==> flow/design.v <==
module ALUb
	(output reg [7:0] Result,
	output reg [3:0] NZVC,  
	input wire [7:0] A, B,
	input wire [2:0] ALU_Sel);
	always @ (*)
		begin
			case (ALU_Sel)
				3'b000: begin		 
							{NZVC[0], Result} = A + B; 		 
							NZVC[3] = Result[7];			 
							if (Result==0)
								NZVC[2] = 1;				 
							else
								NZVC[2] = 0;
							if (A[7]==0 && B[7]==0 && Result[7]==1) 		 
								NZVC[1] = 1;
							else if (A[7]==1 && B[7]==1 && Result[7]==0)
								NZVC[1] = 1;
							else
								NZVC[1] = 0;
						end
				3'b001: begin		 
							{NZVC[0], Result} = A + 1;
							NZVC[3] = Result[7];
							if (Result==0)
								NZVC[2] = 1;
							else
								NZVC[2] = 0;
							if (A[7]==0 && Result[7]==1) 
								NZVC[1] = 1;
							else
								NZVC[1] = 0;
						end	
				3'b010: begin		 
							{NZVC[0], Result} = A - B;
							NZVC[3] = Result[7];
							if (Result==0)
								NZVC[2] = 1;
							else
								NZVC[2] = 0;
							if (A[7]==0 && B[7]==1 && Result[7]==1) 
								NZVC[1] = 1;
							else if (A[7]==1 && B[7]==0 && Result[7]==0)
								NZVC[1] = 1;
							else 
								NZVC[1] = 0;
						end
				3'b011: begin		 
							{NZVC[0], Result} = A - 1;
							NZVC[3] = Result[7];
							if (Result==0)
								NZVC[2] = 1;
							else
								NZVC[2] = 0;
							if (A[7]==1 && Result[7]==0) 
								NZVC[1] = 1;
							else 
								NZVC[1] = 0;          
						end	
				3'b100: begin			 
							Result = A & B;
							NZVC[3] = Result[7];
							if (Result==0)
								NZVC[2] = 1;
							else
								NZVC[2] = 0;
							NZVC[1] = 0;
							NZVC[0] = 0;
						end
				3'b101: begin		 
							Result = A | B;
							NZVC[3] = Result[7];
							if (Result==0)
								NZVC[2] = 1;
							else
								NZVC[2] = 0;
							NZVC[1] = 0;
							NZVC[0] = 0;
						end
				3'b110: begin		 
							Result = A ^ B;
							NZVC[3] = Result[7];
							if (Result==0)
								NZVC[2] = 1;
							else
								NZVC[2] = 0;
							NZVC[1] = 0;
							NZVC[0] = 0;
						end
				3'b111: begin		 
							Result = ~A;
							NZVC[3] = Result[7];
							if (Result==0)
								NZVC[2] = 1;
							else
								NZVC[2] = 0;
							NZVC[1] = 0;
							NZVC[0] = 0;
						end	
				default: begin
							Result = 8'hXX;
							NZVC = 4'hX; 
						end
				endcase	
		end	
endmodule
module data_path 
	(output reg [7:0] address,
	output reg [7:0] to_memory,
	output reg [7:0] IR_out,
	output reg [3:0] CCR_Result, 
	input wire [7:0] from_memory,
	input wire [2:0] ALU_Sel,
	input wire [1:0] Bus1_Sel, Bus2_Sel,
	input wire IR_Load, MAR_Load, PC_Load, A_Load, B_Load, CCR_Load, PC_Inc,
	input wire Clk, Reset);
	wire [3:0] NZVC;
	reg [7:0] IR;
	reg [7:0] Bus1, Bus2;
	reg [7:0] PC, MAR, A, B;
	wire [7:0] ALU_Result;
	always @ (Bus1_Sel, PC, A, B) 
	begin: MUX_BUS1
		case (Bus1_Sel)
			2'b00 : Bus1 = PC;
			2'b01 : Bus1 = A;
			2'b10 : Bus1 = B; 
			default : Bus1 = 8'h00;
		endcase 
	end
	always @ (Bus2_Sel, ALU_Result, Bus1, from_memory) 
	begin: MUX_BUS2
		case (Bus2_Sel)
			2'b00 : Bus2 = ALU_Result;
			2'b01 : Bus2 = Bus1;
			2'b10 : Bus2 = from_memory; 
			default : Bus2 = 8'h00;
		endcase 
	end	
	always @ (Bus1, MAR) 
	begin
		to_memory = Bus1;
		address = MAR; 
	end
	always @ (posedge Clk or negedge Reset)
	begin: INSTRUCTION_REGISTER
		if (!Reset) begin
			IR <= 8'h00;
			IR_out <= 8'h00;  
		end else begin
			if (IR_Load) begin
				IR <= Bus2;
				IR_out <= Bus2;
			end
		end
	end
	always @ (posedge Clk or negedge Reset)
	begin: MEMORY_ADDRESS_REGISTER
		if (!Reset)
			MAR <= 8'h00;
		else
			if (MAR_Load)
				MAR <= Bus2;
	end
	always @ (posedge Clk or negedge Reset)
	begin: PROGRAM_COUNTER
		if (!Reset)
			PC <= 8'h00;
		else
			if (PC_Load)
				PC <= Bus2;
			else if (PC_Inc)
				PC <= MAR + 1;
	end
	always @ (posedge Clk or negedge Reset)  
	begin: A_REGISTER
		if (!Reset)
			A <= 8'h00;
		else
			if (A_Load)
				A <= Bus2;
	end
	always @ (posedge Clk or negedge Reset)  
	begin: B_REGISTER
		if (!Reset)
			B <= 8'h00;
		else
			if (B_Load)
				B <= Bus2;
	end
	ALUb alu(.A(A), .B(B), .ALU_Sel(ALU_Sel), .NZVC(NZVC), .Result(ALU_Result));  
	always @ (posedge Clk or negedge Reset)  
	begin: CONDITION_CODE_REGISTER
		if (!Reset)
			CCR_Result <= 4'h0;
		else
			if (CCR_Load)
				CCR_Result <= NZVC;
	end
endmodule
module control_unit 
	(output reg IR_Load, 
	 output reg MAR_Load, 
	 output reg PC_Load, PC_Inc, 
	 output reg A_Load, B_Load,
	 output reg CCR_Load,
	 output reg [2:0] ALU_Sel,
	 output reg [1:0] Bus1_Sel, Bus2_Sel,
	 output reg write, 
	 input wire [7:0] IR, 
	 input wire [3:0] CCR_Result,
     input wire Clk, Reset);
  	reg [7:0] current_state, next_state;
  	parameter S0_FETCH = 0,   
              S1_FETCH = 1,
              S2_FETCH = 2,
              S3_DECODE = 3,  
              S4_LDA_IMM = 4,  
              S5_LDA_IMM = 5,
              S6_LDA_IMM = 6,
              S4_LDA_DIR = 7,  
              S5_LDA_DIR = 8,
              S6_LDA_DIR = 9,
              S7_LDA_DIR = 10,
              S8_LDA_DIR = 11,
			  S4_STA_DIR = 12,  
			  S5_STA_DIR = 13, 
			  S6_STA_DIR = 14, 
			  S7_STA_DIR = 15, 
			  S4_LDB_IMM = 16,  
			  S5_LDB_IMM = 17,
			  S6_LDB_IMM = 18,
			  S4_LDB_DIR = 19,  
			  S5_LDB_DIR = 20,
			  S6_LDB_DIR = 21,
			  S7_LDB_DIR = 22,
			  S8_LDB_DIR = 23,
			  S4_STB_DIR = 24,  
			  S5_STB_DIR = 25,
			  S6_STB_DIR = 26,
			  S7_STB_DIR = 27,
			  S4_BRA = 28,  
			  S5_BRA = 29,
			  S6_BRA = 30,
			  S4_BEQ = 31,  
			  S5_BEQ = 32,
			  S6_BEQ = 33,
			  S7_BEQ = 34,  
			  S4_BNE = 35,  
			  S5_BNE = 36,
			  S6_BNE = 37,
			  S7_BNE = 38,  
			  S4_BMI = 39,  
			  S5_BMI = 40,
			  S6_BMI = 41, 
			  S7_BMI = 42,  
			  S4_BPL = 43,  
			  S5_BPL = 44,
			  S6_BPL = 45,
			  S7_BPL = 46,  
			  S4_BVS = 47,  
			  S5_BVS = 48,
			  S6_BVS = 49,
			  S7_BVS = 50,  
			  S4_BVC = 51,  
			  S5_BVC = 52, 
			  S6_BVC = 53,
			  S7_BVC = 54,  
			  S4_BCS = 55,  
			  S5_BCS = 56,
			  S6_BCS = 57,
			  S7_BCS = 58,  
			  S4_BCC = 59,  
			  S5_BCC = 60,
			  S6_BCC = 61,
			  S7_BCC = 62,  
			  S4_ADD_AB = 63,  
			  S4_SUB_AB = 64,  
			  S4_AND_AB = 65,  
			  S4_OR_AB = 66,  
 			  S4_INCA = 67,  
			  S4_INCB = 68,  
			  S4_DECA = 69,  
			  S4_DECB = 70,  
			  S4_XORAB = 71,  
			  S4_NOTA = 72,  
			  S4_NOTB = 73,  
			  S4_ADDAB_LDB = 74,  
			  S8_BSKIP = 75;  
			  parameter LDA_IMM = 8'h86;  
			  parameter LDA_DIR = 8'h87;  
			  parameter LDB_IMM = 8'h88;  
			  parameter LDB_DIR = 8'h89;  
			  parameter STA_DIR = 8'h96;  
			  parameter STB_DIR = 8'h97;  
			  parameter ADD_AB = 8'h42;  
			  parameter SUB_AB = 8'h43;  
			  parameter AND_AB = 8'h44;  
			  parameter OR_AB = 8'h45;  
			  parameter INCA = 8'h46;  
			  parameter INCB = 8'h47;  
			  parameter DECA = 8'h48;  
			  parameter DECB = 8'h49;  
			  parameter XOR_AB = 8'h4A;  
			  parameter NOTA = 8'h4B;  
			  parameter NOTB = 8'h4C;  
			  parameter ADDAB_LDB = 8'h4D;  
			  parameter BRA = 8'h20;  
			  parameter BMI = 8'h21;  
			  parameter BPL = 8'h22;  
			  parameter BEQ = 8'h23;  
			  parameter BNE = 8'h24;  
			  parameter BVS = 8'h25;  
			  parameter BVC = 8'h26;  
			  parameter BCS = 8'h27;  
			  parameter BCC = 8'h28;  
  	always @ (posedge Clk or negedge Reset)
  		begin: STATE_MEMORY
  			if (!Reset)
  				current_state <= S0_FETCH;
  			else
  				current_state <= next_state;
  		end
  	always @ (*)
  		begin: NEXT_STATE_LOGIC
  			case (current_state)
  				S0_FETCH : next_state = S1_FETCH;
  				S1_FETCH : next_state = S2_FETCH;
  				S2_FETCH : next_state = S3_DECODE;
  				S3_DECODE : if (IR == LDA_IMM) next_state = S4_LDA_IMM;
  							 else if (IR == LDA_DIR) next_state = S4_LDA_DIR;
  							 else if (IR == STA_DIR) next_state = S4_STA_DIR;
							 else if (IR == LDB_IMM) next_state = S4_LDB_IMM;
							 else if (IR == LDB_DIR) next_state = S4_LDB_DIR;
							 else if (IR == STA_DIR) next_state = S4_STA_DIR;
							 else if (IR == STB_DIR) next_state = S4_STB_DIR;
							 else if (IR == ADD_AB) next_state = S4_ADD_AB;
							 else if (IR == ADDAB_LDB) next_state = S4_ADDAB_LDB;
							 else if (IR == SUB_AB) next_state = S4_SUB_AB;
							 else if (IR == AND_AB) next_state = S4_AND_AB;
							 else if (IR == OR_AB) next_state = S4_OR_AB;
							 else if (IR == INCA) next_state = S4_INCA;
							 else if (IR == INCB) next_state = S4_INCB;
							 else if (IR == DECA) next_state = S4_DECA;
							 else if (IR == DECB) next_state = S4_DECB;
							 else if (IR == XOR_AB) next_state = S4_XORAB;
							 else if (IR == NOTA) next_state = S4_NOTA;
							 else if (IR == NOTB) next_state = S4_NOTB;
							 else if (IR == BRA) next_state = S4_BRA;
							 else if (IR == BMI) 
								begin
									if (CCR_Result[3] == 1)
										next_state = S4_BMI;
									else
										next_state = S7_BMI;
								end
							 else if (IR == BPL) 
								begin
									if (CCR_Result[3] == 0)
										next_state = S4_BPL;
									else
										next_state = S7_BPL;
								end
							 else if (IR == BEQ) 
							 	begin
									if (CCR_Result[2] == 1)
										next_state = S4_BEQ;
									else
										next_state = S7_BEQ;
								end
							 else if (IR == BNE) 
							 	begin
									if (CCR_Result[2] == 0)
										next_state = S4_BNE;
									else
										next_state = S7_BNE;
								end
							 else if (IR == BVS) 
							 	begin
									if (CCR_Result[1] == 1)
										next_state = S4_BVS;
									else
										next_state = S7_BVS;
								end
							 else if (IR == BVC) 
							 	begin
									if (CCR_Result[1] == 0)
										next_state = S4_BVC;
									else
										next_state = S7_BVC;
								end
							 else if (IR == BCS) 
							 	begin
									if (CCR_Result[0] == 1)
										next_state = S4_BCS;
									else
										next_state = S7_BCS;
								end
							 else if (IR == BCC) 
							 	begin
									if (CCR_Result[0] == 0)
										next_state = S4_BCC;
									else
										next_state = S7_BCC;
								end
							 else next_state = S3_DECODE;  
  				S4_LDA_IMM : next_state = S5_LDA_IMM;  
  				S5_LDA_IMM : next_state = S6_LDA_IMM;
				S6_LDA_IMM : next_state = S0_FETCH;
				S4_LDA_DIR : next_state = S5_LDA_DIR;
				S5_LDA_DIR : next_state = S6_LDA_DIR;
				S6_LDA_DIR : next_state = S7_LDA_DIR;
				S7_LDA_DIR : next_state = S8_LDA_DIR;
				S8_LDA_DIR : next_state = S0_FETCH;
				S4_STA_DIR : next_state = S5_STA_DIR;
				S5_STA_DIR : next_state = S6_STA_DIR;
				S6_STA_DIR : next_state = S7_STA_DIR;
				S7_STA_DIR : next_state = S0_FETCH;
				S4_LDB_IMM : next_state = S5_LDB_IMM;
				S5_LDB_IMM : next_state = S6_LDB_IMM;
				S6_LDB_IMM : next_state = S0_FETCH;
				S4_LDB_DIR : next_state = S5_LDB_DIR;
				S5_LDB_DIR : next_state = S6_LDB_DIR;
				S6_LDB_DIR : next_state = S7_LDB_DIR;
				S7_LDB_DIR : next_state = S8_LDB_DIR;
				S8_LDB_DIR : next_state = S0_FETCH;
				S4_STB_DIR : next_state = S5_STB_DIR;
				S5_STB_DIR : next_state = S6_STB_DIR;
				S6_STB_DIR : next_state = S7_STB_DIR;
				S7_STB_DIR : next_state = S0_FETCH;
				S4_BRA : next_state = S5_BRA;
				S5_BRA : next_state = S6_BRA;
				S6_BRA : next_state = S0_FETCH;
			  	S4_BEQ : next_state = S5_BEQ;
				S5_BEQ : next_state = S6_BEQ;
				S6_BEQ : next_state = S0_FETCH;
				S7_BEQ : next_state = S8_BSKIP;
				S4_BNE : next_state = S5_BNE;
				S5_BNE : next_state = S6_BNE;
				S6_BNE : next_state = S0_FETCH;
				S7_BNE : next_state = S8_BSKIP;
				S4_BMI : next_state = S5_BMI;
				S5_BMI : next_state = S6_BMI;
				S6_BMI : next_state = S0_FETCH;
				S7_BMI : next_state = S8_BSKIP;
				S4_BPL : next_state = S5_BPL;
				S5_BPL : next_state = S6_BPL;
				S6_BPL : next_state = S0_FETCH;
				S7_BPL : next_state = S8_BSKIP;
				S4_BVS : next_state = S5_BVS;
				S5_BVS : next_state = S6_BVS;
				S6_BVS : next_state = S0_FETCH;
				S7_BVS : next_state = S8_BSKIP;
				S4_BVC : next_state = S5_BVC;
				S5_BVC : next_state = S6_BVC;
				S6_BVC : next_state = S0_FETCH;
				S7_BVC : next_state = S8_BSKIP;
				S4_BCS : next_state = S5_BCS;
				S5_BCS : next_state = S6_BCS;
				S6_BCS : next_state = S0_FETCH;
				S7_BCS : next_state = S8_BSKIP;
				S4_BCC : next_state = S5_BCC;
				S5_BCC : next_state = S6_BCC;
				S6_BCC : next_state = S0_FETCH;
				S7_BCC : next_state = S8_BSKIP;
				S8_BSKIP : next_state = S0_FETCH;
				S4_ADD_AB : next_state = S0_FETCH;
				S4_SUB_AB : next_state = S0_FETCH;
				S4_AND_AB : next_state = S0_FETCH;
				S4_OR_AB : next_state = S0_FETCH;
				S4_INCA : next_state = S0_FETCH;
  				default  : next_state = S0_FETCH;
  			endcase
  		end
  		always @ (*)
  			begin: OUTPUT_LOGIC
  				case (current_state)
  					S0_FETCH : 
  						begin  
  							IR_Load = 0;
							MAR_Load = 1;
							PC_Load = 0;
							PC_Inc = 0;
 							A_Load = 0;
							B_Load = 0;
 							ALU_Sel = 3'b000;
 							CCR_Load = 0;
 							Bus1_Sel = 2'b00;  
  							Bus2_Sel = 2'b01;  
 							write = 0;
						end
					S1_FETCH : 
  						begin  
  							IR_Load = 0;
							MAR_Load = 0;
							PC_Load = 0;
							PC_Inc = 1;
 							A_Load = 0;
							B_Load = 0;
 							ALU_Sel = 3'b000;
 							CCR_Load = 0;
 							Bus1_Sel = 2'b00;  
  							Bus2_Sel = 2'b01;  
 							write = 0;
						end
					S2_FETCH :
						begin  
							IR_Load = 1;
							MAR_Load = 0;
							PC_Load = 0;
							PC_Inc = 0;
 							A_Load = 0;
							B_Load = 0;
 							ALU_Sel = 3'b000;
 							CCR_Load = 0;
 							Bus1_Sel = 2'b00;  
  							Bus2_Sel = 2'b10;  
 							write = 0;
						end
					S3_DECODE : 
  						begin  
  							IR_Load = 0;
							MAR_Load = 0;
							PC_Load = 0;
							PC_Inc = 0;
 							A_Load = 0;
							B_Load = 0;
 							ALU_Sel = 3'b000;
 							CCR_Load = 0;
 							Bus1_Sel = 2'b00;  
  							Bus2_Sel = 2'b01;  
 							write = 0;
						end
					S4_LDA_IMM : 
  						begin  
  							IR_Load = 0;
							MAR_Load = 1;
							PC_Load = 0;
							PC_Inc = 0;
 							A_Load = 0;
							B_Load = 0;
 							ALU_Sel = 3'b000;
 							CCR_Load = 0;
 							Bus1_Sel = 2'b00;  
  							Bus2_Sel = 2'b01;  
 							write = 0;
						end
					S5_LDA_IMM : 
  						begin  
  							IR_Load = 0;
							MAR_Load = 0;
							PC_Load = 0;
							PC_Inc = 1;
 							A_Load = 0;
							B_Load = 0;
 							ALU_Sel = 3'b000;
 							CCR_Load = 0;
 							Bus1_Sel = 2'b00;  
  							Bus2_Sel = 2'b10;  
 							write = 0;
						end
					S6_LDA_IMM : 
  						begin  
  							IR_Load = 0;
							MAR_Load = 0;
							PC_Load = 0;
							PC_Inc = 0;
 							A_Load = 1;
							B_Load = 0;
 							ALU_Sel = 3'b000;
 							CCR_Load = 0;
 							Bus1_Sel = 2'b00;  
  							Bus2_Sel = 2'b10;  
 							write = 0;
						end
					S4_LDA_DIR : 
  						begin  
  							IR_Load = 0;
							MAR_Load = 1;
							PC_Load = 0;
							PC_Inc = 0;
 							A_Load = 0;
							B_Load = 0;
 							ALU_Sel = 3'b000;
 							CCR_Load = 0;
 							Bus1_Sel = 2'b00;  
  							Bus2_Sel = 2'b01;  
 							write = 0;
						end
					S5_LDA_DIR : 
  						begin  
  							IR_Load = 0;
							MAR_Load = 0;
							PC_Load = 0;
							PC_Inc = 1;
 							A_Load = 0;
							B_Load = 0;
 							ALU_Sel = 3'b000;
 							CCR_Load = 0;
 							Bus1_Sel = 2'b00;  
  							Bus2_Sel = 2'b10;  
 							write = 0;
						end
					S6_LDA_DIR : 
  						begin  
  							IR_Load = 0;
							MAR_Load = 1;
							PC_Load = 0;
							PC_Inc = 0;
 							A_Load = 0;
							B_Load = 0;
 							ALU_Sel = 3'b000;
 							CCR_Load = 0;
 							Bus1_Sel = 2'b00;  
  							Bus2_Sel = 2'b10;  
 							write = 0;
						end
					S7_LDA_DIR :
						begin  
  							IR_Load = 0;
							MAR_Load = 0;
							PC_Load = 0;
							PC_Inc = 0;
 							A_Load = 0;
							B_Load = 0;
 							ALU_Sel = 3'b000;
 							CCR_Load = 0;
 							Bus1_Sel = 2'b00;  
  							Bus2_Sel = 2'b10;  
 							write = 0;
						end
					S8_LDA_DIR :
						begin  
  							IR_Load = 0;
							MAR_Load = 0;
							PC_Load = 0;
							PC_Inc = 0;
 							A_Load = 1;
							B_Load = 0;
 							ALU_Sel = 3'b000;
 							CCR_Load = 0;
 							Bus1_Sel = 2'b00;  
  							Bus2_Sel = 2'b10;  
 							write = 0;
						end
					S4_LDB_IMM : 
  						begin  
  							IR_Load = 0;
							MAR_Load = 1;
							PC_Load = 0;
							PC_Inc = 0;
 							A_Load = 0;
							B_Load = 0;
 							ALU_Sel = 3'b000;
 							CCR_Load = 0;
 							Bus1_Sel = 2'b00;  
  							Bus2_Sel = 2'b01;  
 							write = 0;
						end
					S5_LDB_IMM : 
  						begin  
  							IR_Load = 0;
							MAR_Load = 0;
							PC_Load = 0;
							PC_Inc = 1;
 							A_Load = 0;
							B_Load = 0;
 							ALU_Sel = 3'b000;
 							CCR_Load = 0;
 							Bus1_Sel = 2'b00;  
  							Bus2_Sel = 2'b10;  
 							write = 0;
						end
					S6_LDB_IMM : 
  						begin  
  							IR_Load = 0;
							MAR_Load = 0;
							PC_Load = 0;
							PC_Inc = 0;
 							A_Load = 0;
							B_Load = 1;
 							ALU_Sel = 3'b000;
 							CCR_Load = 0;
 							Bus1_Sel = 2'b00;  
  							Bus2_Sel = 2'b10;  
 							write = 0;
						end
					S4_LDB_DIR : 
  						begin  
  							IR_Load = 0;
							MAR_Load = 1;
							PC_Load = 0;
							PC_Inc = 0;
 							A_Load = 0;
							B_Load = 0;
 							ALU_Sel = 3'b000;
 							CCR_Load = 0;
 							Bus1_Sel = 2'b00;  
  							Bus2_Sel = 2'b01;  
 							write = 0;
						end
					S5_LDB_DIR : 
  						begin  
  							IR_Load = 0;
							MAR_Load = 0;
							PC_Load = 0;
							PC_Inc = 1;
 							A_Load = 0;
							B_Load = 0;
 							ALU_Sel = 3'b000;
 							CCR_Load = 0;
 							Bus1_Sel = 2'b00;  
  							Bus2_Sel = 2'b10;  
 							write = 0;
						end
					S6_LDB_DIR : 
  						begin  
  							IR_Load = 0;
							MAR_Load = 1;
							PC_Load = 0;
							PC_Inc = 0;
 							A_Load = 0;
							B_Load = 0;
 							ALU_Sel = 3'b000;
 							CCR_Load = 0;
 							Bus1_Sel = 2'b00;  
  							Bus2_Sel = 2'b10;  
 							write = 0;
						end
					S7_LDB_DIR : 
  						begin  
  							IR_Load = 0;
							MAR_Load = 0;
							PC_Load = 0;
							PC_Inc = 0;
 							A_Load = 0;
							B_Load = 0;
 							ALU_Sel = 3'b000;
 							CCR_Load = 0;
 							Bus1_Sel = 2'b00;  
  							Bus2_Sel = 2'b10;  
 							write = 0;
						end
					S8_LDB_DIR :
						begin  
  							IR_Load = 0;
							MAR_Load = 0;
							PC_Load = 0;
							PC_Inc = 0;
 							A_Load = 0;
							B_Load = 1;
 							ALU_Sel = 3'b000;
 							CCR_Load = 0;
 							Bus1_Sel = 2'b00;  
  							Bus2_Sel = 2'b10;  
 							write = 0;
						end
					S4_STA_DIR : 
  						begin  
  							IR_Load = 0;
							MAR_Load = 1;
							PC_Load = 0;
							PC_Inc = 0;
 							A_Load = 0;
							B_Load = 0;
 							ALU_Sel = 3'b000;
 							CCR_Load = 0;
 							Bus1_Sel = 2'b00;  
  							Bus2_Sel = 2'b01;  
 							write = 0;
						end
					S5_STA_DIR : 
  						begin  
  							IR_Load = 0;
							MAR_Load = 0;
							PC_Load = 0;
							PC_Inc = 1;
 							A_Load = 0;
							B_Load = 0;
 							ALU_Sel = 3'b000;
 							CCR_Load = 0;
 							Bus1_Sel = 2'b00;  
  							Bus2_Sel = 2'b10;  
 							write = 0;
						end
					S6_STA_DIR : 
  						begin  
  							IR_Load = 0;
							MAR_Load = 1;
							PC_Load = 0;
							PC_Inc = 0;
 							A_Load = 0;
							B_Load = 0;
 							ALU_Sel = 3'b000;
 							CCR_Load = 0;
 							Bus1_Sel = 2'b00;  
  							Bus2_Sel = 2'b10;  
 							write = 0;
						end
					S7_STA_DIR : 
  						begin  
  							IR_Load = 0;
							MAR_Load = 0;
							PC_Load = 0;
							PC_Inc = 0;
 							A_Load = 0;
							B_Load = 0;
 							ALU_Sel = 3'b000;
 							CCR_Load = 0;
 							Bus1_Sel = 2'b01;  
  							Bus2_Sel = 2'b00;  
 							write = 1;
						end
					S4_STB_DIR : 
  						begin  
  							IR_Load = 0;
							MAR_Load = 1;
							PC_Load = 0;
							PC_Inc = 0;
 							A_Load = 0;
							B_Load = 0;
 							ALU_Sel = 3'b000;
 							CCR_Load = 0;
 							Bus1_Sel = 2'b00;  
  							Bus2_Sel = 2'b01;  
 							write = 0;
						end
					S5_STB_DIR : 
  						begin  
  							IR_Load = 0;
							MAR_Load = 0;
							PC_Load = 0;
							PC_Inc = 1;
 							A_Load = 0;
							B_Load = 0;
 							ALU_Sel = 3'b000;
 							CCR_Load = 0;
 							Bus1_Sel = 2'b00;  
  							Bus2_Sel = 2'b10;  
 							write = 0;
						end
					S6_STB_DIR : 
  						begin  
  							IR_Load = 0;
							MAR_Load = 1;
							PC_Load = 0;
							PC_Inc = 0;
 							A_Load = 0;
							B_Load = 0;
 							ALU_Sel = 3'b000;
 							CCR_Load = 0;
 							Bus1_Sel = 2'b00;  
  							Bus2_Sel = 2'b10;  
 							write = 0;
						end
					S7_STB_DIR : 
  						begin  
  							IR_Load = 0;
							MAR_Load = 0;
							PC_Load = 0;
							PC_Inc = 0;
 							A_Load = 0;
							B_Load = 0;
 							ALU_Sel = 3'b000;
 							CCR_Load = 0;
 							Bus1_Sel = 2'b10;  
  							Bus2_Sel = 2'b00;  
 							write = 1;
						end
					S4_ADD_AB : 
  						begin  
  							IR_Load = 0;
							MAR_Load = 0;
							PC_Load = 0;
							PC_Inc = 0;
 							A_Load = 1;
							B_Load = 0;
 							ALU_Sel = 3'b000;
 							CCR_Load = 1;
 							Bus1_Sel = 2'b01;  
  							Bus2_Sel = 2'b00;  
 							write = 0;
						end
					S4_SUB_AB :
						begin  
							IR_Load = 0;
							MAR_Load = 0;
							PC_Load = 0;
							PC_Inc = 0;
 							A_Load = 1;
							B_Load = 0;
 							ALU_Sel = 3'b010;
 							CCR_Load = 1;
 							Bus1_Sel = 2'b01;  
  							Bus2_Sel = 2'b00;  
 							write = 0;
						end
					S4_AND_AB :
						begin  
							IR_Load = 0;
							MAR_Load = 0;
							PC_Load = 0;
							PC_Inc = 0;
 							A_Load = 1;
							B_Load = 0;
 							ALU_Sel = 3'b100;
 							CCR_Load = 1;
 							Bus1_Sel = 2'b01;  
  							Bus2_Sel = 2'b00;  
 							write = 0;
						end
					S4_OR_AB :
						begin  
							IR_Load = 0;
							MAR_Load = 0;
							PC_Load = 0;
							PC_Inc = 0;
 							A_Load = 1;
							B_Load = 0;
 							ALU_Sel = 3'b101;
 							CCR_Load = 1;
 							Bus1_Sel = 2'b01;  
  							Bus2_Sel = 2'b00;  
 							write = 0;
						end
					S4_INCA :
						begin  
							IR_Load = 0;
							MAR_Load = 0;
							PC_Load = 0;
							PC_Inc = 0;
 							A_Load = 1;
							B_Load = 0;
 							ALU_Sel = 3'b001;
 							CCR_Load = 1;
 							Bus1_Sel = 2'b01;  
  							Bus2_Sel = 2'b00;  
 							write = 0;
						end
					S4_DECA :
						begin  
							IR_Load = 0;
							MAR_Load = 0;
							PC_Load = 0;
							PC_Inc = 0;
 							A_Load = 1;
							B_Load = 0;
 							ALU_Sel = 3'b011;
 							CCR_Load = 1;
 							Bus1_Sel = 2'b01;  
  							Bus2_Sel = 2'b00;  
 							write = 0;
						end
					S4_XORAB :
						begin  
							IR_Load = 0;
							MAR_Load = 0;
							PC_Load = 0;
							PC_Inc = 0;
 							A_Load = 1;
							B_Load = 0;
 							ALU_Sel = 3'b110;
 							CCR_Load = 1;
 							Bus1_Sel = 2'b01;  
  							Bus2_Sel = 2'b00;  
 							write = 0;
						end
					S4_NOTA :
						begin  
							IR_Load = 0;
							MAR_Load = 0;
							PC_Load = 0;
							PC_Inc = 0;
 							A_Load = 1;
							B_Load = 0;
 							ALU_Sel = 3'b111;
 							CCR_Load = 1;
 							Bus1_Sel = 2'b01;  
  							Bus2_Sel = 2'b00;  
 							write = 0;
						end
					S4_ADDAB_LDB :
						begin  
							IR_Load = 0;
							MAR_Load = 0;
							PC_Load = 0;
							PC_Inc = 0;
 							A_Load = 0;
							B_Load = 1;
 							ALU_Sel = 3'b000;
 							CCR_Load = 1;
 							Bus1_Sel = 2'b01;  
  							Bus2_Sel = 2'b00;  
 							write = 0;
						end
					S4_INCB :
						begin  
							IR_Load = 0;
							MAR_Load = 0;
							PC_Load = 0;
							PC_Inc = 0;
							A_Load = 0;
							B_Load = 1;
							ALU_Sel = 3'b001;
							CCR_Load = 1;
							Bus1_Sel = 2'b10;  
							Bus2_Sel = 2'b00;  
							write = 0;
						end
					S4_DECB :
						begin  
							IR_Load = 0;
							MAR_Load = 0;
							PC_Load = 0;
							PC_Inc = 0;
							A_Load = 0;
							B_Load = 1;
							ALU_Sel = 3'b011;
							CCR_Load = 1;
							Bus1_Sel = 2'b10;  
							Bus2_Sel = 2'b00;  
							write = 0;
						end
					S4_NOTB :
						begin  
							IR_Load = 0;
							MAR_Load = 0;
							PC_Load = 0;
							PC_Inc = 0;
							A_Load = 0;
							B_Load = 1;
							ALU_Sel = 3'b111;
							CCR_Load = 1;
							Bus1_Sel = 2'b10;  
							Bus2_Sel = 2'b00;  
							write = 0;
						end
					S4_BRA :
						begin  
							IR_Load = 0;
							MAR_Load = 1;
							PC_Load = 0;
							PC_Inc = 0;
							A_Load = 0;
							B_Load = 0;
							ALU_Sel = 3'b000;
							CCR_Load = 0;
							Bus1_Sel = 2'b00;  
							Bus2_Sel = 2'b01;  
							write = 0;
						end
					S5_BRA :
						begin  
							IR_Load = 0;
							MAR_Load = 0;
							PC_Load = 0;
							PC_Inc = 0;
							A_Load = 0;
							B_Load = 0;
							ALU_Sel = 3'b000;
							CCR_Load = 0;
							Bus1_Sel = 2'b00;  
							Bus2_Sel = 2'b10;  
							write = 0;
						end
					S6_BRA :
						begin  
							IR_Load = 0;
							MAR_Load = 0;
							PC_Load = 1;
							PC_Inc = 0;
							A_Load = 0;
							B_Load = 0;
							ALU_Sel = 3'b000;
							CCR_Load = 0;
							Bus1_Sel = 2'b00;  
							Bus2_Sel = 2'b10;  
							write = 0;
						end
					S4_BMI :
						begin  
							IR_Load = 0;
							MAR_Load = 1;
							PC_Load = 0;
							PC_Inc = 0;
							A_Load = 0;
							B_Load = 0;
							ALU_Sel = 3'b000;
							CCR_Load = 0;
							Bus1_Sel = 2'b00;  
							Bus2_Sel = 2'b01;  
							write = 0;
						end
					S5_BMI :
						begin  
							IR_Load = 0;
							MAR_Load = 0;
							PC_Load = 0;
							PC_Inc = 0;
							A_Load = 0;
							B_Load = 0;
							ALU_Sel = 3'b000;
							CCR_Load = 0;
							Bus1_Sel = 2'b00;  
							Bus2_Sel = 2'b10;  
							write = 0;
						end
					S6_BMI :
						begin  
							IR_Load = 0;
							MAR_Load = 0;
							PC_Load = 1;
							PC_Inc = 0;
							A_Load = 0;
							B_Load = 0;
							ALU_Sel = 3'b000;
							CCR_Load = 0;
							Bus1_Sel = 2'b00;  
							Bus2_Sel = 2'b10;  
							write = 0;
						end
					S7_BMI :
						begin  
							IR_Load = 0;
							MAR_Load = 1;
							PC_Load = 0;
							PC_Inc = 0;
							A_Load = 0;
							B_Load = 0;
							ALU_Sel = 3'b000;
							CCR_Load = 0;
							Bus1_Sel = 2'b00;  
							Bus2_Sel = 2'b01;  
							write = 0;
						end
					S4_BPL :
						begin  
							IR_Load = 0;
							MAR_Load = 1;
							PC_Load = 0;
							PC_Inc = 0;
							A_Load = 0;
							B_Load = 0;
							ALU_Sel = 3'b000;
							CCR_Load = 0;
							Bus1_Sel = 2'b00;  
							Bus2_Sel = 2'b01;  
							write = 0;
						end
					S5_BPL :
						begin  
							IR_Load = 0;
							MAR_Load = 0;
							PC_Load = 0;
							PC_Inc = 0;
							A_Load = 0;
							B_Load = 0;
							ALU_Sel = 3'b000;
							CCR_Load = 0;
							Bus1_Sel = 2'b00;  
							Bus2_Sel = 2'b10;  
							write = 0;
						end
					S6_BPL :
						begin  
							IR_Load = 0;
							MAR_Load = 0;
							PC_Load = 1;
							PC_Inc = 0;
							A_Load = 0;
							B_Load = 0;
							ALU_Sel = 3'b000;
							CCR_Load = 0;
							Bus1_Sel = 2'b00;  
							Bus2_Sel = 2'b10;  
							write = 0;
						end
					S7_BPL :
						begin  
							IR_Load = 0;
							MAR_Load = 1;
							PC_Load = 0;
							PC_Inc = 0;
							A_Load = 0;
							B_Load = 0;
							ALU_Sel = 3'b000;
							CCR_Load = 0;
							Bus1_Sel = 2'b00;  
							Bus2_Sel = 2'b01;  
							write = 0;
						end
					S4_BEQ :
						begin  
							IR_Load = 0;
							MAR_Load = 1;
							PC_Load = 0;
							PC_Inc = 0;
							A_Load = 0;
							B_Load = 0;
							ALU_Sel = 3'b000;
							CCR_Load = 0;
							Bus1_Sel = 2'b00;  
							Bus2_Sel = 2'b01;  
							write = 0;
						end
					S5_BEQ :
						begin  
							IR_Load = 0;
							MAR_Load = 0;
							PC_Load = 0;
							PC_Inc = 0;
							A_Load = 0;
							B_Load = 0;
							ALU_Sel = 3'b000;
							CCR_Load = 0;
							Bus1_Sel = 2'b00;  
							Bus2_Sel = 2'b10;  
							write = 0;
						end
					S6_BEQ :
						begin  
							IR_Load = 0;
							MAR_Load = 0;
							PC_Load = 1;
							PC_Inc = 0;
							A_Load = 0;
							B_Load = 0;
							ALU_Sel = 3'b000;
							CCR_Load = 0;
							Bus1_Sel = 2'b00;  
							Bus2_Sel = 2'b10;  
							write = 0;
						end
					S7_BEQ :
						begin  
							IR_Load = 0;
							MAR_Load = 1;
							PC_Load = 0;
							PC_Inc = 0;
							A_Load = 0;
							B_Load = 0;
							ALU_Sel = 3'b000;
							CCR_Load = 0;
							Bus1_Sel = 2'b00;  
							Bus2_Sel = 2'b01;  
							write = 0;
						end
					S4_BNE :
						begin  
							IR_Load = 0;
							MAR_Load = 1;
							PC_Load = 0;
							PC_Inc = 0;
							A_Load = 0;
							B_Load = 0;
							ALU_Sel = 3'b000;
							CCR_Load = 0;
							Bus1_Sel = 2'b00;  
							Bus2_Sel = 2'b01;  
							write = 0;
						end
					S5_BNE :
						begin  
							IR_Load = 0;
							MAR_Load = 0;
							PC_Load = 0;
							PC_Inc = 0;
							A_Load = 0;
							B_Load = 0;
							ALU_Sel = 3'b000;
							CCR_Load = 0;
							Bus1_Sel = 2'b00;  
							Bus2_Sel = 2'b10;  
							write = 0;
						end
					S6_BNE :
						begin  
							IR_Load = 0;
							MAR_Load = 0;
							PC_Load = 1;
							PC_Inc = 0;
							A_Load = 0;
							B_Load = 0;
							ALU_Sel = 3'b000;
							CCR_Load = 0;
							Bus1_Sel = 2'b00;  
							Bus2_Sel = 2'b10;  
							write = 0;
						end
					S7_BNE :
						begin  
							IR_Load = 0;
							MAR_Load = 1;
							PC_Load = 0;
							PC_Inc = 0;
							A_Load = 0;
							B_Load = 0;
							ALU_Sel = 3'b000;
							CCR_Load = 0;
							Bus1_Sel = 2'b00;  
							Bus2_Sel = 2'b01;  
							write = 0;
						end
					S4_BVS :
						begin  
							IR_Load = 0;
							MAR_Load = 1;
							PC_Load = 0;
							PC_Inc = 0;
							A_Load = 0;
							B_Load = 0;
							ALU_Sel = 3'b000;
							CCR_Load = 0;
							Bus1_Sel = 2'b00;  
							Bus2_Sel = 2'b01;  
							write = 0;
						end
					S5_BVS :
						begin  
							IR_Load = 0;
							MAR_Load = 0;
							PC_Load = 0;
							PC_Inc = 0;
							A_Load = 0;
							B_Load = 0;
							ALU_Sel = 3'b000;
							CCR_Load = 0;
							Bus1_Sel = 2'b00;  
							Bus2_Sel = 2'b10;  
							write = 0;
						end
					S6_BVS :
						begin  
							IR_Load = 0;
							MAR_Load = 0;
							PC_Load = 1;
							PC_Inc = 0;
							A_Load = 0;
							B_Load = 0;
							ALU_Sel = 3'b000;
							CCR_Load = 0;
							Bus1_Sel = 2'b00;  
							Bus2_Sel = 2'b10;  
							write = 0;
						end
					S7_BVS :
						begin  
							IR_Load = 0;
							MAR_Load = 1;
							PC_Load = 0;
							PC_Inc = 0;
							A_Load = 0;
							B_Load = 0;
							ALU_Sel = 3'b000;
							CCR_Load = 0;
							Bus1_Sel = 2'b00;  
							Bus2_Sel = 2'b01;  
							write = 0;
						end
					S4_BVC :
						begin  
							IR_Load = 0;
							MAR_Load = 1;
							PC_Load = 0;
							PC_Inc = 0;
							A_Load = 0;
							B_Load = 0;
							ALU_Sel = 3'b000;
							CCR_Load = 0;
							Bus1_Sel = 2'b00;  
							Bus2_Sel = 2'b01;  
							write = 0;
						end
					S5_BVC :
						begin  
							IR_Load = 0;
							MAR_Load = 0;
							PC_Load = 0;
							PC_Inc = 0;
							A_Load = 0;
							B_Load = 0;
							ALU_Sel = 3'b000;
							CCR_Load = 0;
							Bus1_Sel = 2'b00;  
							Bus2_Sel = 2'b10;  
							write = 0;
						end
					S6_BVC :
						begin  
							IR_Load = 0;
							MAR_Load = 0;
							PC_Load = 1;
							PC_Inc = 0;
							A_Load = 0;
							B_Load = 0;
							ALU_Sel = 3'b000;
							CCR_Load = 0;
							Bus1_Sel = 2'b00;  
							Bus2_Sel = 2'b10;  
							write = 0;
						end
					S7_BVC :
						begin  
							IR_Load = 0;
							MAR_Load = 1;
							PC_Load = 0;
							PC_Inc = 0;
							A_Load = 0;
							B_Load = 0;
							ALU_Sel = 3'b000;
							CCR_Load = 0;
							Bus1_Sel = 2'b00;  
							Bus2_Sel = 2'b01;  
							write = 0;
						end
					S4_BCS :
						begin  
							IR_Load = 0;
							MAR_Load = 1;
							PC_Load = 0;
							PC_Inc = 0;
							A_Load = 0;
							B_Load = 0;
							ALU_Sel = 3'b000;
							CCR_Load = 0;
							Bus1_Sel = 2'b00;  
							Bus2_Sel = 2'b01;  
							write = 0;
						end
					S5_BCS :
						begin  
							IR_Load = 0;
							MAR_Load = 0;
							PC_Load = 0;
							PC_Inc = 0;
							A_Load = 0;
							B_Load = 0;
							ALU_Sel = 3'b000;
							CCR_Load = 0;
							Bus1_Sel = 2'b00;  
							Bus2_Sel = 2'b10;  
							write = 0;
						end
					S6_BCS :
						begin  
							IR_Load = 0;
							MAR_Load = 0;
							PC_Load = 1;
							PC_Inc = 0;
							A_Load = 0;
							B_Load = 0;
							ALU_Sel = 3'b000;
							CCR_Load = 0;
							Bus1_Sel = 2'b00;  
							Bus2_Sel = 2'b10;  
							write = 0;
						end
					S7_BCS :
						begin  
							IR_Load = 0;
							MAR_Load = 1;
							PC_Load = 0;
							PC_Inc = 0;
							A_Load = 0;
							B_Load = 0;
							ALU_Sel = 3'b000;
							CCR_Load = 0;
							Bus1_Sel = 2'b00;  
							Bus2_Sel = 2'b01;  
							write = 0;
						end
					S4_BCC :
						begin  
							IR_Load = 0;
							MAR_Load = 1;
							PC_Load = 0;
							PC_Inc = 0;
							A_Load = 0;
							B_Load = 0;
							ALU_Sel = 3'b000;
							CCR_Load = 0;
							Bus1_Sel = 2'b00;  
							Bus2_Sel = 2'b01;  
							write = 0;
						end
					S5_BCC :
						begin  
							IR_Load = 0;
							MAR_Load = 0;
							PC_Load = 0;
							PC_Inc = 0;
							A_Load = 0;
							B_Load = 0;
							ALU_Sel = 3'b000;
							CCR_Load = 0;
							Bus1_Sel = 2'b00;  
							Bus2_Sel = 2'b10;  
							write = 0;
						end
					S6_BCC :
						begin  
							IR_Load = 0;
							MAR_Load = 0;
							PC_Load = 1;
							PC_Inc = 0;
							A_Load = 0;
							B_Load = 0;
							ALU_Sel = 3'b000;
							CCR_Load = 0;
							Bus1_Sel = 2'b00;  
							Bus2_Sel = 2'b10;  
							write = 0;
						end
					S7_BCC :
						begin  
							IR_Load = 0;
							MAR_Load = 1;
							PC_Load = 0;
							PC_Inc = 0;
							A_Load = 0;
							B_Load = 0;
							ALU_Sel = 3'b000;
							CCR_Load = 0;
							Bus1_Sel = 2'b00;  
							Bus2_Sel = 2'b01;  
							write = 0;
						end
					S8_BSKIP :
						begin  
							IR_Load = 0;
							MAR_Load = 0;
							PC_Load = 0;
							PC_Inc = 1;
							A_Load = 0;
							B_Load = 0;
							ALU_Sel = 3'b000;
							CCR_Load = 0;
							Bus1_Sel = 2'b00;  
							Bus2_Sel = 2'b10;  
							write = 0;
						end
					default : 
						begin
							IR_Load = 0;
							MAR_Load = 0;
							PC_Load = 0;
							PC_Inc = 0;
							A_Load = 0;
							B_Load = 0;
							ALU_Sel = 3'b000;
							CCR_Load = 0;
							Bus1_Sel = 2'b00;  
							Bus2_Sel = 2'b00;  
							write = 0;
						end
  				endcase
  			end
endmodule
module cpu 
	(output wire [7:0] address,
	 output wire [7:0] to_memory,
	 output wire write,
	 input wire [7:0] from_memory, 
     input wire clk, reset);
        wire IR_Load;
    wire MAR_Load;
    wire PC_Load;
    wire PC_Inc;
    wire A_Load;
    wire B_Load;
    wire CCR_Load;
    wire[2:0] ALU_Sel;
    wire[1:0] Bus1_Sel, Bus2_Sel;
    wire[7:0] IR;
    wire[3:0] CCR_Result;
	control_unit ctrl_un0 (
        .IR_Load(IR_Load),
        .MAR_Load(MAR_Load),
        .PC_Load(PC_Load),
        .PC_Inc(PC_Inc),
        .A_Load(A_Load),
        .B_Load(B_Load),
        .CCR_Load(CCR_Load),
        .ALU_Sel(ALU_Sel),
        .Bus1_Sel(Bus1_Sel),
        .Bus2_Sel(Bus2_Sel),
        .write(write),
        .IR(IR),
        .CCR_Result(CCR_Result),
        .Clk(clk),
        .Reset(reset)
	);
	data_path dt_pht0 (
		.address(address),
        .to_memory(to_memory),
        .IR_out(IR),
        .CCR_Result(CCR_Result),
        .from_memory(from_memory),
        .ALU_Sel(ALU_Sel),
        .Bus1_Sel(Bus1_Sel),
        .Bus2_Sel(Bus2_Sel),
        .IR_Load(IR_Load),
        .MAR_Load(MAR_Load),
        .PC_Load(PC_Load),
        .PC_Inc(PC_Inc),
        .A_Load(A_Load),
        .B_Load(B_Load),
        .CCR_Load(CCR_Load),
        .Clk(clk),
        .Reset(reset)
	);
endmodule
=== From RTL to reports: cpu ===
The steps from the RTL of cpu to its reports follow in flow order.
Lines are those of the file above, counted from 1.
The mark - stands for no value.

* Top module: cpu
* Clock port: clk
* Cell library: sky130hd
* Timing corner: tt_025C_1v80

=== Elaborated design ===
Counts by Yosys on the flattened word-level netlist (proc, flatten, opt, wreduce; memories kept). Register bits leave out memories and registers merged into their read ports (data or address). Print and check cells are left out. Cells with the same type and inputs are merged into one.
Memory sizes are those after Yosys's memory passes, which may raise the word count (mostly to a power of two), join words into wider ones and drop unused or constant bits.

* Elaborated cells: 192
* ROM bits: 1920
* Output and inout port bits: 17
* Memory cells: 1
* Bits of input ports: 10
* Register bits: 52

* Muxes and demuxes: 60
* Eq/ne operators: 85
* Bitwise logic cells: 9
* Reduce/logical cells: 25
* $add $sub $neg: 5

{| class="wikitable"
|+ Memories
! name !! depth !! width !! read ports !! write ports !! line !! text
|-
| (name not given) || 128 || 15 || 1 || 0 || 478 || <nowiki>case (current_state)</nowiki>
|}

{| class="wikitable"
|+ Operator list
! cell !! count
|-
| parallel mux 8 bit (select 41 bit) || 1
|-
| == test 8 x 6 -> 1 bit with constant B || 32
|-
| 2-to-1 mux 8 bit || 29
|-
| == test 8 x 5 -> 1 bit with constant B || 12
|-
| == test 8 x 7 -> 1 bit with constant B || 12
|-
| zero test 8 bit || 9
|-
| parallel mux 8 bit (select 8 bit) || 1
|-
| == test 8 x 4 -> 1 bit with constant B || 6
|-
| == test 8 bit with constant B || 6
|-
| parallel mux 8 bit (select 3 bit) || 2
|-
| == test 8 x 3 -> 1 bit with constant B || 3
|-
| == test 8 x 2 -> 1 bit with constant B || 2
|-
| parallel mux 1 bit (select 8 bit) || 2
|-
| 2-to-1 mux 15 bit || 1
|-
| 2-to-1 mux 1 bit || 14
|-
| == test 3 bit with constant B || 4
|-
| 2-to-1 mux 3 bit || 4
|-
| logical AND 1 bit || 10
|-
| parallel mux 1 bit (select 5 bit) || 2
|-
| adder 8 x 1 -> 9 bit with constant B || 1
|-
| subtractor 8 x 1 -> 9 bit with constant B || 1
|-
| adder 8 x 8 -> 9 bit || 1
|-
| subtractor 8 x 8 -> 9 bit || 1
|-
| adder 8 x 1 -> 8 bit with constant B || 1
|-
| == test 8 x 1 -> 1 bit with constant B || 1
|-
| AND 8 bit || 1
|-
| bitwise OR 8 bit || 1
|-
| bitwise XOR 8 bit || 1
|}

Not listed: further kinds 14, cells in them 23.

=== Logic depth ===
Depth = most cells in a row (Yosys ltp): at word level without a register or memory, in the mapped netlist without a sequential cell, where the memories' decode and read muxes count.

* Word-level depth: 29
* ABC_AREA: 0
* Depth in mapped cells: 12
* Depth with buffers taken out: 11

=== Netlist ===
Source: synth_stat.txt of the flow (Yosys; design flattened, memories mapped). It holds for the ABC_AREA given above (unset counts as 0); a run with the other value may have another netlist.

{| class="wikitable"
|+ Cells by type
! cell !! count
|-
| sky130_fd_sc_hd__dfrtp_1 || 51
|-
| sky130_fd_sc_hd__ha_1 || 38
|-
| sky130_fd_sc_hd__a21oi_1 || 67
|-
| sky130_fd_sc_hd__nand2_1 || 71
|-
| sky130_fd_sc_hd__o21ai_0 || 48
|-
| sky130_fd_sc_hd__nor2_1 || 63
|-
| sky130_fd_sc_hd__mux2_2 || 17
|-
| sky130_fd_sc_hd__nor3_1 || 33
|-
| sky130_fd_sc_hd__xnor2_1 || 17
|-
| sky130_fd_sc_hd__clkbuf_1 || 36
|-
| sky130_fd_sc_hd__nand3_1 || 26
|-
| sky130_fd_sc_hd__inv_1 || 32
|-
| sky130_fd_sc_hd__a31oi_1 || 18
|-
| sky130_fd_sc_hd__nor2b_1 || 18
|-
| sky130_fd_sc_hd__and3_1 || 16
|-
| sky130_fd_sc_hd__a221o_1 || 9
|-
| sky130_fd_sc_hd__o211ai_1 || 12
|-
| sky130_fd_sc_hd__o22ai_1 || 14
|}

Other cell types: 71; their cells: 230.

* Sequential area: 1276.2 um2
* Buffer cells: 57
* Cells in the netlist: 816
* Flip-flop cells: 51
* Cell area after synthesis: 6184.7 um2

By module: a second synthesis without flattening, with its own total; a netlist apart from the flattened one above.

* Cells (unflattened synthesis): 788
* Area total of the unflattened synthesis: 5933.2 um2

Each row is one instance without its submodules.

{| class="wikitable"
|+ Modules
! module !! area (um2) !! cells !! instances
|-
| data_path || 2075.7 || 210 || 1
|-
| ALUb || 1983.2 || 271 || 1
|-
| control_unit || 1874.3 || 307 || 1
|-
| cpu || 0.0 || 0 || 1
|}

=== Worst setup path after synthesis ===
Path of least setup slack by OpenSTA after synthesis, without wires, with an ideal clock, recovery checks aside; 20% of the period is set as input and as output delay. Where synthesis merged equal registers, the netlist keeps one of their names.

* Path type: reg2out
* Start: register ctrl_un0.current_state[1]
* End: output port to_memory[2]
* Period: 8.0 ns
* Time at the first pin: 0.000 ns
* External output delay: 1.600 ns
* Buffers on the path: 2
* Slack: 4.283 ns
* Data arrival time: 2.117 ns
* Stages on the path: 10
* Data required time: 6.400 ns
* Path delay: 2.117 ns
* Synthesis period reached: 3.717 ns

"path delay" is the arrival time less input delay plus setup time.
At an output port there is no setup time.
"stages on the path" counts driving pins, that of a launching flip-flop among them; a cell with two outputs on the path counts twice.
"synthesis period reached" is the clock period less the worst setup slack; recovery checks do not enter. This is arithmetic on one report: input and output delays are still those of the set period (20% each).
The rows between start and end are the longest chain of elaborated cells between them; the timing report does not say that the signal goes this way. Where chains are equally long, one stands for them.
Each line given opens the expression or statement behind the cell; cells for indexed reads and writes are added by Yosys, which also makes memories of some case tables.
The chain passes a memory read, where the word-level depth is cut; so it can be longer than that depth.

* Path through: sky130_fd_sc_hd__dfrtp_1 > sky130_fd_sc_hd__ha_1 > sky130_fd_sc_hd__buf_2 > sky130_fd_sc_hd__nand2b_1 > sky130_fd_sc_hd__or4_1 > sky130_fd_sc_hd__and2_1 > sky130_fd_sc_hd__clkbuf_2 > sky130_fd_sc_hd__a21oi_1 > sky130_fd_sc_hd__a2bb2oi_1 > sky130_fd_sc_hd__inv_1
* Length of the longest elaborated chain: 4

{| class="wikitable"
|+ Ends and longest elaborated chain, after synthesis
! item !! line !! text
|-
| start: declaration || 214 || <nowiki>reg [7:0] current_state, next_state;</nowiki>
|-
| start: assignment || 321 || <nowiki>current_state <= S0_FETCH;</nowiki>
|-
| start: assignment || 323 || <nowiki>current_state <= next_state;</nowiki>
|-
| memory (128 x 15 bit) || 478 || <nowiki>case (current_state)</nowiki>
|-
| 2-to-1 mux 15 bit || 478 ||
|-
| == test 2 bit || 125 || <nowiki>case (Bus1_Sel)</nowiki>
|-
| parallel mux 8 bit (select 3 bit) || 125 ||
|-
| end: declaration || 1562 || <nowiki>output wire [7:0] to_memory,</nowiki>
|}

=== Timing after layout ===
From the final timing report of flow run A: the path of least setup slack in the routed layout; clock arrival at registers is part of the times.

* Path type: reg2out
* Start: register ctrl_un0.current_state[1]
* End: output port to_memory[2]
* Data arrival time: 3.80 ns
* Data required time: 6.09 ns
* Period: 7.61 ns
* Buffers on the path: 1
* Stages on the path: 9
* Time at the first pin: 0.30 ns
* Slack: 2.29 ns
* External output delay: 1.52 ns

The rows between start and end are the longest chain of elaborated cells between them; the timing report does not say that the signal goes this way. Where chains are equally long, one stands for them.
The chain passes a memory read, where the word-level depth is cut; so it can be longer than that depth.

* Path through: sky130_fd_sc_hd__dfrtp_1 > sky130_fd_sc_hd__ha_1 > sky130_fd_sc_hd__nand2b_1 > sky130_fd_sc_hd__or4_1 > sky130_fd_sc_hd__and2_1 > sky130_fd_sc_hd__a21oi_1 > sky130_fd_sc_hd__a2bb2oi_1 > sky130_fd_sc_hd__inv_1 > sky130_fd_sc_hd__clkdlybuf4s50_1
* Length of the longest elaborated chain: 4

{| class="wikitable"
|+ Ends and longest elaborated chain, post-layout
! item !! line !! text
|-
| start: declaration || 214 || <nowiki>reg [7:0] current_state, next_state;</nowiki>
|-
| start: assignment || 321 || <nowiki>current_state <= S0_FETCH;</nowiki>
|-
| start: assignment || 323 || <nowiki>current_state <= next_state;</nowiki>
|-
| memory (128 x 15 bit) || 478 || <nowiki>case (current_state)</nowiki>
|-
| 2-to-1 mux 15 bit || 478 ||
|-
| == test 2 bit || 125 || <nowiki>case (Bus1_Sel)</nowiki>
|-
| parallel mux 8 bit (select 3 bit) || 125 ||
|-
| end: declaration || 1562 || <nowiki>output wire [7:0] to_memory,</nowiki>
|}

Below are 6 stored runs of the flow (Yosys, OpenROAD; platform sky130hd) on cpu, each with its settings and what was measured, unordered. Constraints: input delay and output delay 20% of the set period each, output load 0.01 pF.
By "period achieved" is meant the clock period of the run minus its worst setup slack. This is arithmetic on one report: input and output delays are still those of the set period (20% each).
"time on the worst setup path": the worst setup path's part of the clock period (all of it between registers, 20% less for each end at a port) less its slack. A launch clock that arrives late makes it longer, a capture clock that arrives late makes it shorter.
"power consumption" rests on the timing tool's default activity at the inputs, not on a simulated workload.

=== Flow run A ===
{| class="wikitable"
! Setting !! Value
|-
| CELL_PAD_IN_SITES_DETAIL_PLACEMENT || 0
|-
| CORE_UTILIZATION || 15
|-
| CTS_CLUSTER_DIAMETER || 229
|-
| CTS_CLUSTER_SIZE || 65
|-
| MAX_ROUTING_LAYER || met4
|-
| PLACE_DENSITY_LB_ADDON || 0.21
|-
| period_ns || 7.61
|-
| CAP_MARGIN || 20
|-
| CORE_MARGIN || 2
|-
| SLEW_MARGIN || 20
|-
! Result !! Value
|-
| Time on the worst setup path || 3.80 ns
|-
| Critical path kind || reg2out
|-
| Setup TNS || 0.000 ns
|-
| Period achieved || 5.318 ns
|-
| Die area || 42871.8 um2
|-
| Setup slack of the worst path || 2.292 ns
|-
| Standard-cell area of the final layout || 7051.8 um2
|-
| Chip area in the Yosys report || 6184.7 um2
|-
| Power consumption || 3.649 mW
|-
| Utilization in the final report || 0.173
|-
| Final worst hold slack || 0.529 ns
|}

=== Flow run B ===
{| class="wikitable"
! Setting !! Value
|-
| SETUP_SLACK_MARGIN || 0.88
|-
| period_ns || 5.51
|-
| CAP_MARGIN || 20
|-
| CORE_MARGIN || 2
|-
| CORE_UTILIZATION || 40
|-
| SLEW_MARGIN || 20
|-
! Result !! Value
|-
| Time on the worst setup path || 3.35 ns
|-
| Critical path kind || reg2out
|-
| Setup TNS || 0.000 ns
|-
| Period achieved || 4.449 ns
|-
| Die area || 16472.4 um2
|-
| Setup slack of the worst path || 1.061 ns
|-
| Standard-cell area of the final layout || 6641.4 um2
|-
| Chip area in the Yosys report || 6184.7 um2
|-
| Power consumption || 5.008 mW
|-
| Utilization in the final report || 0.438
|-
| Final worst hold slack || 0.555 ns
|}

=== Flow run C ===
{| class="wikitable"
! Setting !! Value
|-
| CAP_MARGIN || 30
|-
| CORE_UTILIZATION || 56
|-
| period_ns || 8.0
|-
| CORE_MARGIN || 2
|-
| SLEW_MARGIN || 20
|-
! Result !! Value
|-
| Time on the worst setup path || 3.89 ns
|-
| Critical path kind || reg2out
|-
| Setup TNS || 0.000 ns
|-
| Period achieved || 5.494 ns
|-
| Die area || 11900.6 um2
|-
| Setup slack of the worst path || 2.506 ns
|-
| Standard-cell area of the final layout || 6471.2 um2
|-
| Chip area in the Yosys report || 6184.7 um2
|-
| Power consumption || 3.275 mW
|-
| Utilization in the final report || 0.6
|-
| Final worst hold slack || 0.554 ns
|}

=== Flow run D ===
{| class="wikitable"
! Setting !! Value
|-
| ABC_AREA || 0
|-
| CAP_MARGIN || 30
|-
| CELL_PAD_IN_SITES_DETAIL_PLACEMENT || 1
|-
| CELL_PAD_IN_SITES_GLOBAL_PLACEMENT || 0
|-
| CORE_ASPECT_RATIO || 0.98
|-
| CORE_UTILIZATION || 34
|-
| CTS_CLUSTER_DIAMETER || 368
|-
| PLACE_DENSITY || 0.37
|-
| SETUP_SLACK_MARGIN || 0.91
|-
| TNS_END_PERCENT || 70
|-
| period_ns || 8.85
|-
| CORE_MARGIN || 2
|-
| SLEW_MARGIN || 20
|-
! Result !! Value
|-
| Time on the worst setup path || 3.70 ns
|-
| Critical path kind || reg2out
|-
| Setup TNS || 0.000 ns
|-
| Period achieved || 5.471 ns
|-
| Die area || 19285.1 um2
|-
| Setup slack of the worst path || 3.379 ns
|-
| Standard-cell area of the final layout || 6701.4 um2
|-
| Chip area in the Yosys report || 6184.7 um2
|-
| Power consumption || 3.210 mW
|-
| Utilization in the final report || 0.378
|-
| Final worst hold slack || 0.561 ns
|}

=== Flow run E ===
{| class="wikitable"
! Setting !! Value
|-
| ABC_AREA || 1
|-
| CAP_MARGIN || 10
|-
| CELL_PAD_IN_SITES_GLOBAL_PLACEMENT || 1
|-
| CORE_ASPECT_RATIO || 0.61
|-
| CORE_UTILIZATION || 22
|-
| CTS_CLUSTER_DIAMETER || 46
|-
| CTS_CLUSTER_SIZE || 11
|-
| GPL_ROUTABILITY_DRIVEN || 1
|-
| GPL_TIMING_DRIVEN || 0
|-
| MIN_ROUTING_LAYER || met2
|-
| PLACE_DENSITY_LB_ADDON || 0.11
|-
| SETUP_SLACK_MARGIN || 1.0
|-
| period_ns || 8.0
|-
| CORE_MARGIN || 2
|-
| SLEW_MARGIN || 20
|-
! Result !! Value
|-
| Time on the worst setup path || 3.37 ns
|-
| Critical path kind || reg2out
|-
| Setup TNS || 0.000 ns
|-
| Period achieved || 4.967 ns
|-
| Die area || 28292.4 um2
|-
| Setup slack of the worst path || 3.033 ns
|-
| Standard-cell area of the final layout || 6814.0 um2
|-
| Chip area in the Yosys report || 5923.2 um2
|-
| Power consumption || 2.907 mW
|-
| Utilization in the final report || 0.26
|-
| Final worst hold slack || 0.497 ns
|}

=== Flow run F ===
{| class="wikitable"
! Setting !! Value
|-
| period_ns || 5.51
|-
| CAP_MARGIN || 20
|-
| CORE_MARGIN || 2
|-
| CORE_UTILIZATION || 40
|-
| SLEW_MARGIN || 20
|-
! Result !! Value
|-
| Time on the worst setup path || 3.58 ns
|-
| Critical path kind || reg2out
|-
| Setup TNS || 0.000 ns
|-
| Period achieved || 4.686 ns
|-
| Die area || 16472.4 um2
|-
| Setup slack of the worst path || 0.824 ns
|-
| Standard-cell area of the final layout || 6621.4 um2
|-
| Chip area in the Yosys report || 6184.7 um2
|-
| Power consumption || 4.996 mW
|-
| Utilization in the final report || 0.437
|-
| Final worst hold slack || 0.556 ns
|}
